==> flow/design.v <==
module convolution_core (
input clk,
input reset,
input [31:0] value0,
input [31:0] value1,
input [31:0] value2,
input [31:0] value3,
input [31:0] value4,
input [31:0] value5,
input [31:0] value6,
input [31:0] value7,
input [31:0] value8,
input caculating_start,
output reg caculating_done,
input res_done,
output reg [31:0] ret
);
	parameter kernel0 = 8'd1;
	parameter kernel1 = 8'd2;
	parameter kernel2 = 8'd3;
	parameter kernel3 = 8'd4;
	parameter kernel4 = 8'd5;
	parameter kernel5 = 8'd6;
	parameter kernel6 = 8'd7;
	parameter kernel7 = 8'd8;
	parameter kernel8 = 8'd9;
	reg [31:0] Add0,Add1,Add2,Add3,Add4,Add5,Add6,Add7,Add8;
	reg [1:0] status;
	reg [31:0] reg_31, reg_32, reg_33;
	always @(posedge clk) begin
		if (reset) begin
			status <= 2'b00;
			ret <= 32'hffffffff;
			caculating_done <= 1'b0;
		end else if (status == 2'b00 && caculating_start) begin
			Add0 <= value0 * kernel0;
			Add1 <= value1 * kernel1;
			Add2 <= value2 * kernel2;
			Add3 <= value3 * kernel3;
			Add4 <= value4 * kernel4;
			Add5 <= value5 * kernel5;
			Add6 <= value6 * kernel6;
			Add7 <= value7 * kernel7;
			Add8 <= value8 * kernel8;
			status <= 1'b01;
		end else if (status == 2'b01 && caculating_start) begin
			reg_31 <= Add0+Add1+Add2;
			reg_32 <= Add3+Add4+Add5;
			reg_33 <= Add6+Add7+Add8;
			status <= 2'b10;
		end else if (status == 2'b10 && caculating_start) begin
			ret <= reg_31 + reg_32 + reg_33;
			status <= 2'b11;  
			caculating_done <= 1'b1;
		end else  if (caculating_start == 1'b0)begin
			caculating_done <= 1'b0;
			status <= 2'b00;
		end
	end 
endmodule
`timescale 1 ps / 1 ps
module chris_slave (
		input  wire [3:0]  avs_s0_address,      
		input  wire        avs_s0_read,         
		output wire [31:0] avs_s0_readdata,     
		input  wire        avs_s0_write,        
		input  wire [31:0] avs_s0_writedata,    
		output wire        avs_s0_waitrequest,  
		input  wire        clock_clk,           
		input  wire        reset_reset,         
		output wire        LEDR                 
	);
	reg [31:0] reg_out;
	assign avs_s0_readdata = reg_out;
   reg			Reg_Status_Read;
   reg			Reg_Status_Write;
	reg 			reg_write_done;
	reg 			reg_read_done;
   reg [31:0] 		reg_value[8:0];
	reg 				led_out;
	reg [31:0] reg_res;
   assign avs_s0_waitrequest = Reg_Status_Read&Reg_Status_Write;
	assign LEDR = led_out;
	reg reg_module_caculation_end;
	reg reg_modue_caculating_start;
	reg reg_module_end;
	reg reg_module_start;
   convolution_core instance_convolution(.clk(clock_clk),
	.reset(reset_reset),
	.value0(reg_value[0]),
	.value1(reg_value[1]),
	.value2(reg_value[2]),
	.value3(reg_value[3]),
	.value4(reg_value[4]),
	.value5(reg_value[5]),
	.value6(reg_value[6]),
	.value7(reg_value[7]),
	.value8(reg_value[8]),
	.caculating_start(reg_modue_caculating_start),
	.caculating_done(reg_module_caculation_end),
	.res_done(reg_module_end),
	.ret(reg_res)
	);
	 reg [3:0] reg_current_status, reg_next_status;
	 parameter IDLE = 4'b0001;
    parameter CALCULATING = 4'b0010;
    parameter WAITTING = 4'b0100;
    parameter FINISH = 4'b1000;
	 always@(posedge clock_clk)
    begin
        if(reset_reset)
            reg_current_status <= IDLE;
        else
            reg_current_status <= reg_next_status;
    end
    always@(reg_current_status or reg_read_done or reg_module_caculation_end or reg_write_done or reset_reset)
    begin
        if(reset_reset)
            reg_next_status = IDLE;
        else
        begin
            case(reg_current_status)
                IDLE:reg_next_status = reg_read_done?CALCULATING:IDLE;
                CALCULATING:reg_next_status = reg_module_caculation_end?WAITTING:CALCULATING;
                WAITTING:reg_next_status = reg_write_done?FINISH:WAITTING;
                FINISH: reg_next_status = IDLE;
                default: reg_next_status = IDLE;
            endcase
        end
    end
	 always@(posedge clock_clk) begin
		if (reset_reset) begin
			led_out <= 1'b0;
			reg_module_start<= 1'b0;
			reg_module_end	<= 1'b0;
			reg_modue_caculating_start <= 1'b0;
		end else begin
		case(reg_current_status)
			IDLE: begin
				reg_module_start<= 1'b0;
				reg_module_end	<= 1'b0;
				reg_modue_caculating_start <= 1'b0;
			end
			CALCULATING: begin
				led_out <= 1'b1;
				reg_module_start <= 1'b1;
				reg_modue_caculating_start <= 1'b1;
			end
			WAITTING:begin
				reg_modue_caculating_start <= 1'b0;
				reg_module_end <= 1'b1;
			end
			FINISH:begin
				reg_module_start <= 1'b0;
				reg_module_end	<= 1'b0;
				reg_modue_caculating_start <= 1'b0;
				led_out <= 1'b0;
			end
			default:begin
			end
		endcase
	 end 
	 end
	always @(posedge clock_clk)
	  if (reset_reset) begin
			Reg_Status_Write <= 1'b1;
			reg_read_done <= 1'b0;
			reg_value[0] <= 32'h00000000;
			reg_value[1] <= 32'h00000000;
			reg_value[2] <= 32'h00000000;
			reg_value[3] <= 32'h00000000;
			reg_value[4] <= 32'h00000000;
			reg_value[5] <= 32'h00000000;
			reg_value[6] <= 32'h00000000;
			reg_value[7] <= 32'h00000000;
			reg_value[8] <= 32'h00000000;			
	  end else if (!avs_s0_waitrequest && avs_s0_write) begin
			case (avs_s0_address[3:0])
				4'b0000: reg_value[0] <= avs_s0_writedata;
				4'b0001: reg_value[1] <= avs_s0_writedata;
				4'b0010: reg_value[2] <= avs_s0_writedata;
				4'b0011: reg_value[3] <= avs_s0_writedata;
				4'b0100: reg_value[4] <= avs_s0_writedata;
				4'b0101: reg_value[5] <= avs_s0_writedata;
				4'b0110: reg_value[6] <= avs_s0_writedata;
				4'b0111: reg_value[7] <= avs_s0_writedata;
				4'b1000:begin
					reg_value[8] <= avs_s0_writedata;
					reg_read_done <= 1'b1;  
				end
			endcase		
			Reg_Status_Write <= 1'b1;
	  end else if (avs_s0_waitrequest && avs_s0_write)begin
			Reg_Status_Write <= 1'b0;
	  end else begin
			if(reg_module_end) begin
				reg_read_done <= 1'b0;
			end 
			Reg_Status_Write <= 1'b1;	
	  end
   always @(posedge clock_clk)
	if (reset_reset) begin
		Reg_Status_Read <= 1'b1;	
		reg_write_done <= 1'b0;
		reg_out <= 32'hffffffff;
	end else if (!avs_s0_waitrequest && avs_s0_read) begin
		Reg_Status_Read <= 1'b1;
		reg_write_done <= 1'b1;	
	end else if(avs_s0_waitrequest && avs_s0_read && reg_current_status == WAITTING) begin
		case (avs_s0_address[3:0])
				4'b0000: reg_out <= reg_value[0];
				4'b0001: reg_out <= reg_value[1];
				4'b0010: reg_out <= reg_value[2];
				4'b0011: reg_out <= reg_value[3];
				4'b0100: reg_out <= reg_value[4];
				4'b0101: reg_out <= reg_value[5];
				4'b0110: reg_out <= reg_value[6];
				4'b0111: reg_out <= reg_value[7];
				4'b1000: reg_out <= reg_value[8];
				4'b1001: reg_out <= reg_res;
			default:reg_out <= 32'hffffffff;
		endcase
		Reg_Status_Read <= 1'b0;	
	end else begin
		Reg_Status_Read <= 1'b1;
		if (reg_module_end) begin
			reg_write_done <= 1'b0;
		end
	end
endmodule
Ticket comment

* From RTL to reports: chris_slave
Each step is given for the RTL above and for the edited RTL. "before" refers to lines of the RTL above, "after" to lines of the edited file. "change" is "after" less "before", of the values as shown; "rel. change" is that difference over "before", in percent. Cell names lack the library's common part. The mark - stands for no value.
Set-up: design top chris_slave, clock clock_clk, standard-cell library sky130hd, library corner tt_025C_1v80

* The edit
Unified diff, file above to edited file. A script made this edit. It changes what the design does and was not meant as an optimisation.
begin of diff
@@ -2,5 +2,5 @@
 input clk,
 input reset,
-input [31:0] value0,
+input [30:0] value0,
 input [31:0] value1,
 input [31:0] value2,
end of diff

* Elaborated design
Yosys after proc, flatten, opt, wreduce and memory -nomap, before mapping. Print and check cells are not counted. Equal cells are merged and count once.
Word-level totals:
- register bits | before 743, after 742, change -1, rel. change -0.13%
- latch bits | before 0, after 0, change 0
- memory bits (writable) | before 0, after 0, change 0
- ROM bits | before 0, after 0, change 0
- clocked read ports x word width | before 0, after 0, change 0
- memories | before 0, after 0, change 0
- bits of input ports | before 40, after 40, change 0, rel. change 0.00%
- output and inout port bits | before 34, after 34, change 0, rel. change 0.00%
- word-level cells | before 132, after 132, change 0, rel. change 0.00%
Cells by class:
- add/subtract/negate cells | before 8, after 8, change 0, rel. change 0.00%
- $mul | before 5, after 5, change 0, rel. change 0.00%
- divide/modulo/power cells | before 0, after 0, change 0
- order comparisons | before 0, after 0, change 0
- equality and inequality tests | before 21, after 21, change 0, rel. change 0.00%
- shift-type cells | before 0, after 0, change 0
- mux-type cells | before 22, after 22, change 0, rel. change 0.00%
- bitwise gates (word level) | before 5, after 5, change 0, rel. change 0.00%
- reductions and logical operators | before 37, after 37, change 0, rel. change 0.00%
Operator list:
- adder 32 bit | before 8, after 7, change -1, rel. change -12.50%
- adder 31 x 32 -> 32 bit | before 0, after 1, change +1
Operator kinds equal on both sides are left out: 32.

* Longest topological paths
Depth = most cells in a row (Yosys ltp): at word level without a register or memory, in the mapped netlist without a sequential cell, where the memories' decode and read muxes count.
Logic depth:
- depth after elaboration | before 5, after 5, change 0, rel. change 0.00%
- ABC_AREA | before 0, after 0
- depth in mapped cells | before 15, after 14, change -1, rel. change -6.67%
- gate-level depth less buffers | before 15, after 14, change -1, rel. change -6.67%

* After synthesis
The flow's flattened synthesis, as Yosys stat reports it; memories are mapped. The netlist is that of the ABC_AREA named above (0 if unset); the other value can give another one.
Cells by type:
- nor2_1 | before 171, after 134, change -37, rel. change -21.64%
- a21o_1 | before 102, after 138, change +36, rel. change +35.29%
- clkbuf_1 | before 191, after 208, change +17, rel. change +8.90%
- nand2_1 | before 776, after 791, change +15, rel. change +1.93%
- inv_1 | before 83, after 68, change -15, rel. change -18.07%
- and3_1 | before 22, after 32, change +10, rel. change +45.45%
- or3_1 | before 15, after 5, change -10, rel. change -66.67%
- nand4_1 | before 25, after 34, change +9, rel. change +36.00%
- nor2b_1 | before 26, after 33, change +7, rel. change +26.92%
- xnor2_1 | before 171, after 177, change +6, rel. change +3.51%
- xor2_1 | before 66, after 72, change +6, rel. change +9.09%
- and4_1 | before 3, after 9, change +6, rel. change +200.00%
- o21ai_1 | before 3, after 9, change +6, rel. change +200.00%
- nand3_1 | before 119, after 114, change -5, rel. change -4.20%
- a211oi_1 | before 36, after 31, change -5, rel. change -13.89%
- o2111ai_1 | before 6, after 1, change -5, rel. change -83.33%
- a221oi_1 | before 3, after 8, change +5, rel. change +166.67%
- a22oi_1 | before 98, after 94, change -4, rel. change -4.08%
Cell types equal on both sides are left out: 13. Not every row of either side is listed.
Mapped netlist:
- standard cells after synthesis | before 4175, after 4247, change +72, rel. change +1.72%
- synthesis area (um2) | before 41692.5, after 42359.4, change +666.9, rel. change +1.60%
- sequential area (um2) | before 18667.9, after 18637.9, change -30.0, rel. change -0.16%
- flip-flop cells | before 744, after 743, change -1, rel. change -0.13%
- buffer cells | before 192, after 214, change +22, rel. change +11.46%
The figures by module come from a second, unflattened synthesis with its own total; it is not the netlist above.
Second synthesis, totals:
- cell total of the unflattened synthesis | before 4241, after 4323, change +82, rel. change +1.93%
- area (unflattened synthesis) (um2) | before 43290.3, after 43376.6, change +86.3, rel. change +0.20%
Each row is one instance without its submodules.
By module, before:
- convolution_core | instances 1, cells 2475, area 29303.1 um2, seq. area 12041.5 um2
- chris_slave | instances 1, cells 1766, area 13987.2 um2, seq. area 6626.4 um2
By module, after:
- convolution_core | instances 1, cells 2557, area 29389.4 um2, seq. area 12011.5 um2
- chris_slave | instances 1, cells 1766, area 13987.2 um2, seq. area 6626.4 um2

* Worst setup path after synthesis
OpenSTA on the mapped netlist: ideal clock, no wires. The path of least setup slack (recovery checks aside). Input and output delay are each 20% of the period. Register names are those of the netlist, which keeps one name where synthesis merged equal registers.
Path post-synthesis:
- path kind | before input -> register, after input -> register
- start point | before input port reset_reset, after input port reset_reset
- end point | before register instance_convolution.reg_31[0], after register instance_convolution.reg_31[0]
- clock period (ns) | before 6.0, after 6.0, change 0.0, rel. change 0.00%
- input delay (ns) | before 1.200, after 1.200, change 0.000, rel. change 0.00%
- library setup time (ns) | before 0.687, after 0.687, change 0.000
- launch time at the first pin (ns) | before 1.200, after 1.200, change 0.000, rel. change 0.00%
- data arrival time (ns) | before 8.336, after 8.569, change +0.233, rel. change +2.80%
- required time (ns) | before 5.313, after 5.313, change 0.000, rel. change 0.00%
- path slack (ns) | before -3.024, after -3.256, change -0.232
- path delay (ns) | before 7.823, after 8.056, change +0.233, rel. change +2.98%
- stages on the path | before 3, after 4, change +1, rel. change +33.33%
- synthesis period reached (ns) | before 9.024, after 9.256, change +0.232, rel. change +2.57%
"path delay" = arrival - input delay + setup time. "stages on the path" counts driving pins, that of a launching flip-flop among them; a cell with two outputs on the path counts twice. "synthesis period reached" is the clock period less the worst setup slack; recovery checks do not enter. This is arithmetic on one report: input and output delays are still those of the set period (20% each). Between the ends stands the longest chain of elaborated cells between them, by number of cells; it is not shown to be the way that was timed. Of several equally long chains one is given. Each line given opens the expression or statement behind the cell; cells for indexed reads and writes are added by Yosys, which also makes memories of some case tables.
On the way, post-synthesis, before: cell sequence inv_1 > nand2_1 > nor3b_1, cells in the longest elaborated chain 2, elaborated cells on any way between the ends 2, RTL lines with such cells 0
Ends and longest elaborated chain, post-synthesis, before:
- from (decl) | line 70 | input wire reset_reset,
- inverter 1 bit
- AND reduction 3 bit
- to (assign) | line 47 | reg_31 <= Add0+Add1+Add2;
- to (decl) | line 29 | reg [31:0] reg_31, reg_32, reg_33;
On the way, post-synthesis, after: cell sequence clkbuf_1 > inv_1 > nand2_1 > nor3b_1, cells in the longest elaborated chain 2, elaborated cells on any way between the ends 2, RTL lines with such cells 0
Ends and longest elaborated chain, post-synthesis, after:
- from (decl) | line 70 | input wire reset_reset,
- inverter 1 bit
- AND reduction 3 bit
- to (assign) | line 47 | reg_31 <= Add0+Add1+Add2;
- to (decl) | line 29 | reg [31:0] reg_31, reg_32, reg_33;

* Timing after layout
Path of least setup slack in the final report of each run of pair A (OpenROAD, finished layout, wires in). Where an end is a register, its clock arrival counts in the times.
Path post-layout:
- path kind | before register -> register, after register -> register
- start point | before register reg_value[4][3], after register instance_convolution.Add2[1]
- end point | before register instance_convolution.Add4[31], after register instance_convolution.reg_31[29]
- clock period (ns) | before 6.0, after 6.0, change 0.0, rel. change 0.00%
- library setup time (ns) | before 0.25, after 0.26, change +0.01
- launch time at the first pin (ns) | before 0.65, after 0.63, change -0.02, rel. change -3.08%
- data arrival time (ns) | before 4.61, after 4.52, change -0.09, rel. change -1.95%
- required time (ns) | before 6.38, after 6.36, change -0.02, rel. change -0.31%
- path slack (ns) | before 1.77, after 1.84, change +0.07
- stages on the path | before 13, after 13, change 0, rel. change 0.00%
Between the ends stands the longest chain of elaborated cells between them, by number of cells; it is not shown to be the way that was timed. Of several equally long chains one is given.
On the way, post-layout, before: cell sequence dfxtp_1 > ha_1 > ha_1 > fa_1 > a21o_1 > a21oi_1 > o211ai_1 > a21oi_1 > o21bai_1 > a2111oi_2 > o31ai_1 > o41ai_1 > xnor2_1, cells in the longest elaborated chain 1, elaborated cells on any way between the ends 1, RTL lines with such cells 1
Ends and longest elaborated chain, post-layout, before:
- from (decl) | line 79 | reg [31:0] reg_value[8:0];
- from (assign) | line 172 | reg_value[4] <= 32'h00000000;
- from (assign) | line 183 | 4'b0100: reg_value[4] <= avs_s0_writedata;
- multiplier 32 x 3 -> 32 bit | line 40 | Add4 <= value4 * kernel4;
- to (assign) | line 40
- to (decl) | line 27 | reg [31:0] Add0,Add1,Add2,Add3,Add4,Add5,Add6,Add7,Add8;
On the way, post-layout, after: cell sequence edfxtp_1 > fa_1 > ha_1 > fa_1 > a211oi_1 > o21bai_1 > a21oi_1 > o21ai_0 > a41oi_1 > a31oi_1 > a21oi_1 > o31ai_1 > xor2_1, cells in the longest elaborated chain 1, elaborated cells on any way between the ends 1, RTL lines with such cells 1
Ends and longest elaborated chain, post-layout, after:
- from (decl) | line 27 | reg [31:0] Add0,Add1,Add2,Add3,Add4,Add5,Add6,Add7,Add8;
- from (assign) | line 38 | Add2 <= value2 * kernel2;
- adder 32 bit | line 47 | reg_31 <= Add0+Add1+Add2;
- to (assign) | line 47
- to (decl) | line 29 | reg [31:0] reg_31, reg_32, reg_33;

* Measured runs
Both versions went through the flow (Yosys, OpenROAD) with the same settings in each pair. Constraints: input delay and output delay 20% of the set period each, output load 0.01 pF.
Flow settings, pair A: CORE_UTILIZATION 40, period_ns 6.0, CAP_MARGIN 20, CORE_MARGIN 2, SLEW_MARGIN 20
Final reports, pair A:
- synthesized cell area (um2) | before 41692.5, after 42359.4, change +666.9, rel. change +1.60%
- die area (um2) | before 106831.0, after 108518.0, change +1687.0, rel. change +1.58%
- area of the standard cells in the finished layout (um2) | before 46699.8, after 47284.1, change +584.3, rel. change +1.25%
- utilization of the finished layout (%) | before 45.1, after 45.0, change -0.1
- worst setup slack after layout (ns) | before 1.770, after 1.839, change +0.069
- post-route setup TNS (ns) | before 0.000, after 0.000, change 0.000
- post-route worst hold slack (ns) | before 0.445, after 0.430, change -0.015
- power (W) | before 0.010799, after 0.010721, change -0.000078, rel. change -0.72%
- reached clock period (ns) | before 4.230, after 4.161, change -0.069, rel. change -1.63%
Flow settings, pair B: CAP_MARGIN 10, CORE_MARGIN 7, CORE_UTILIZATION 49, CTS_CLUSTER_DIAMETER 230, CTS_CLUSTER_SIZE 46, GPL_ROUTABILITY_DRIVEN 0, PLACE_DENSITY_LB_ADDON 0.07, SLEW_MARGIN 5, period_ns 3.27
Final reports, pair B:
- synthesized cell area (um2) | before 41692.5, after 42359.4, change +666.9, rel. change +1.60%
- die area (um2) | before 93449.4, after 94876.3, change +1426.9, rel. change +1.53%
- area of the standard cells in the finished layout (um2) | before 49088.3, after 48913.2, change -175.1, rel. change -0.36%
- utilization of the finished layout (%) | before 58.5, after 57.3, change -1.2
- worst setup slack after layout (ns) | before -0.459, after -0.113, change +0.346
- post-route setup TNS (ns) | before -6.697, after -0.514, change +6.183
- post-route worst hold slack (ns) | before 0.410, after 0.459, change +0.049
- power (W) | before 0.014314, after 0.014334, change +0.000020, rel. change +0.14%
- reached clock period (ns) | before 3.729, after 3.383, change -0.346, rel. change -9.28%
"reached clock period" = clock period - worst setup slack. The figure is calculated, with input and output delays left at 20% of the set period. "power" is the tool's figure for a default switching activity; nothing was simulated.
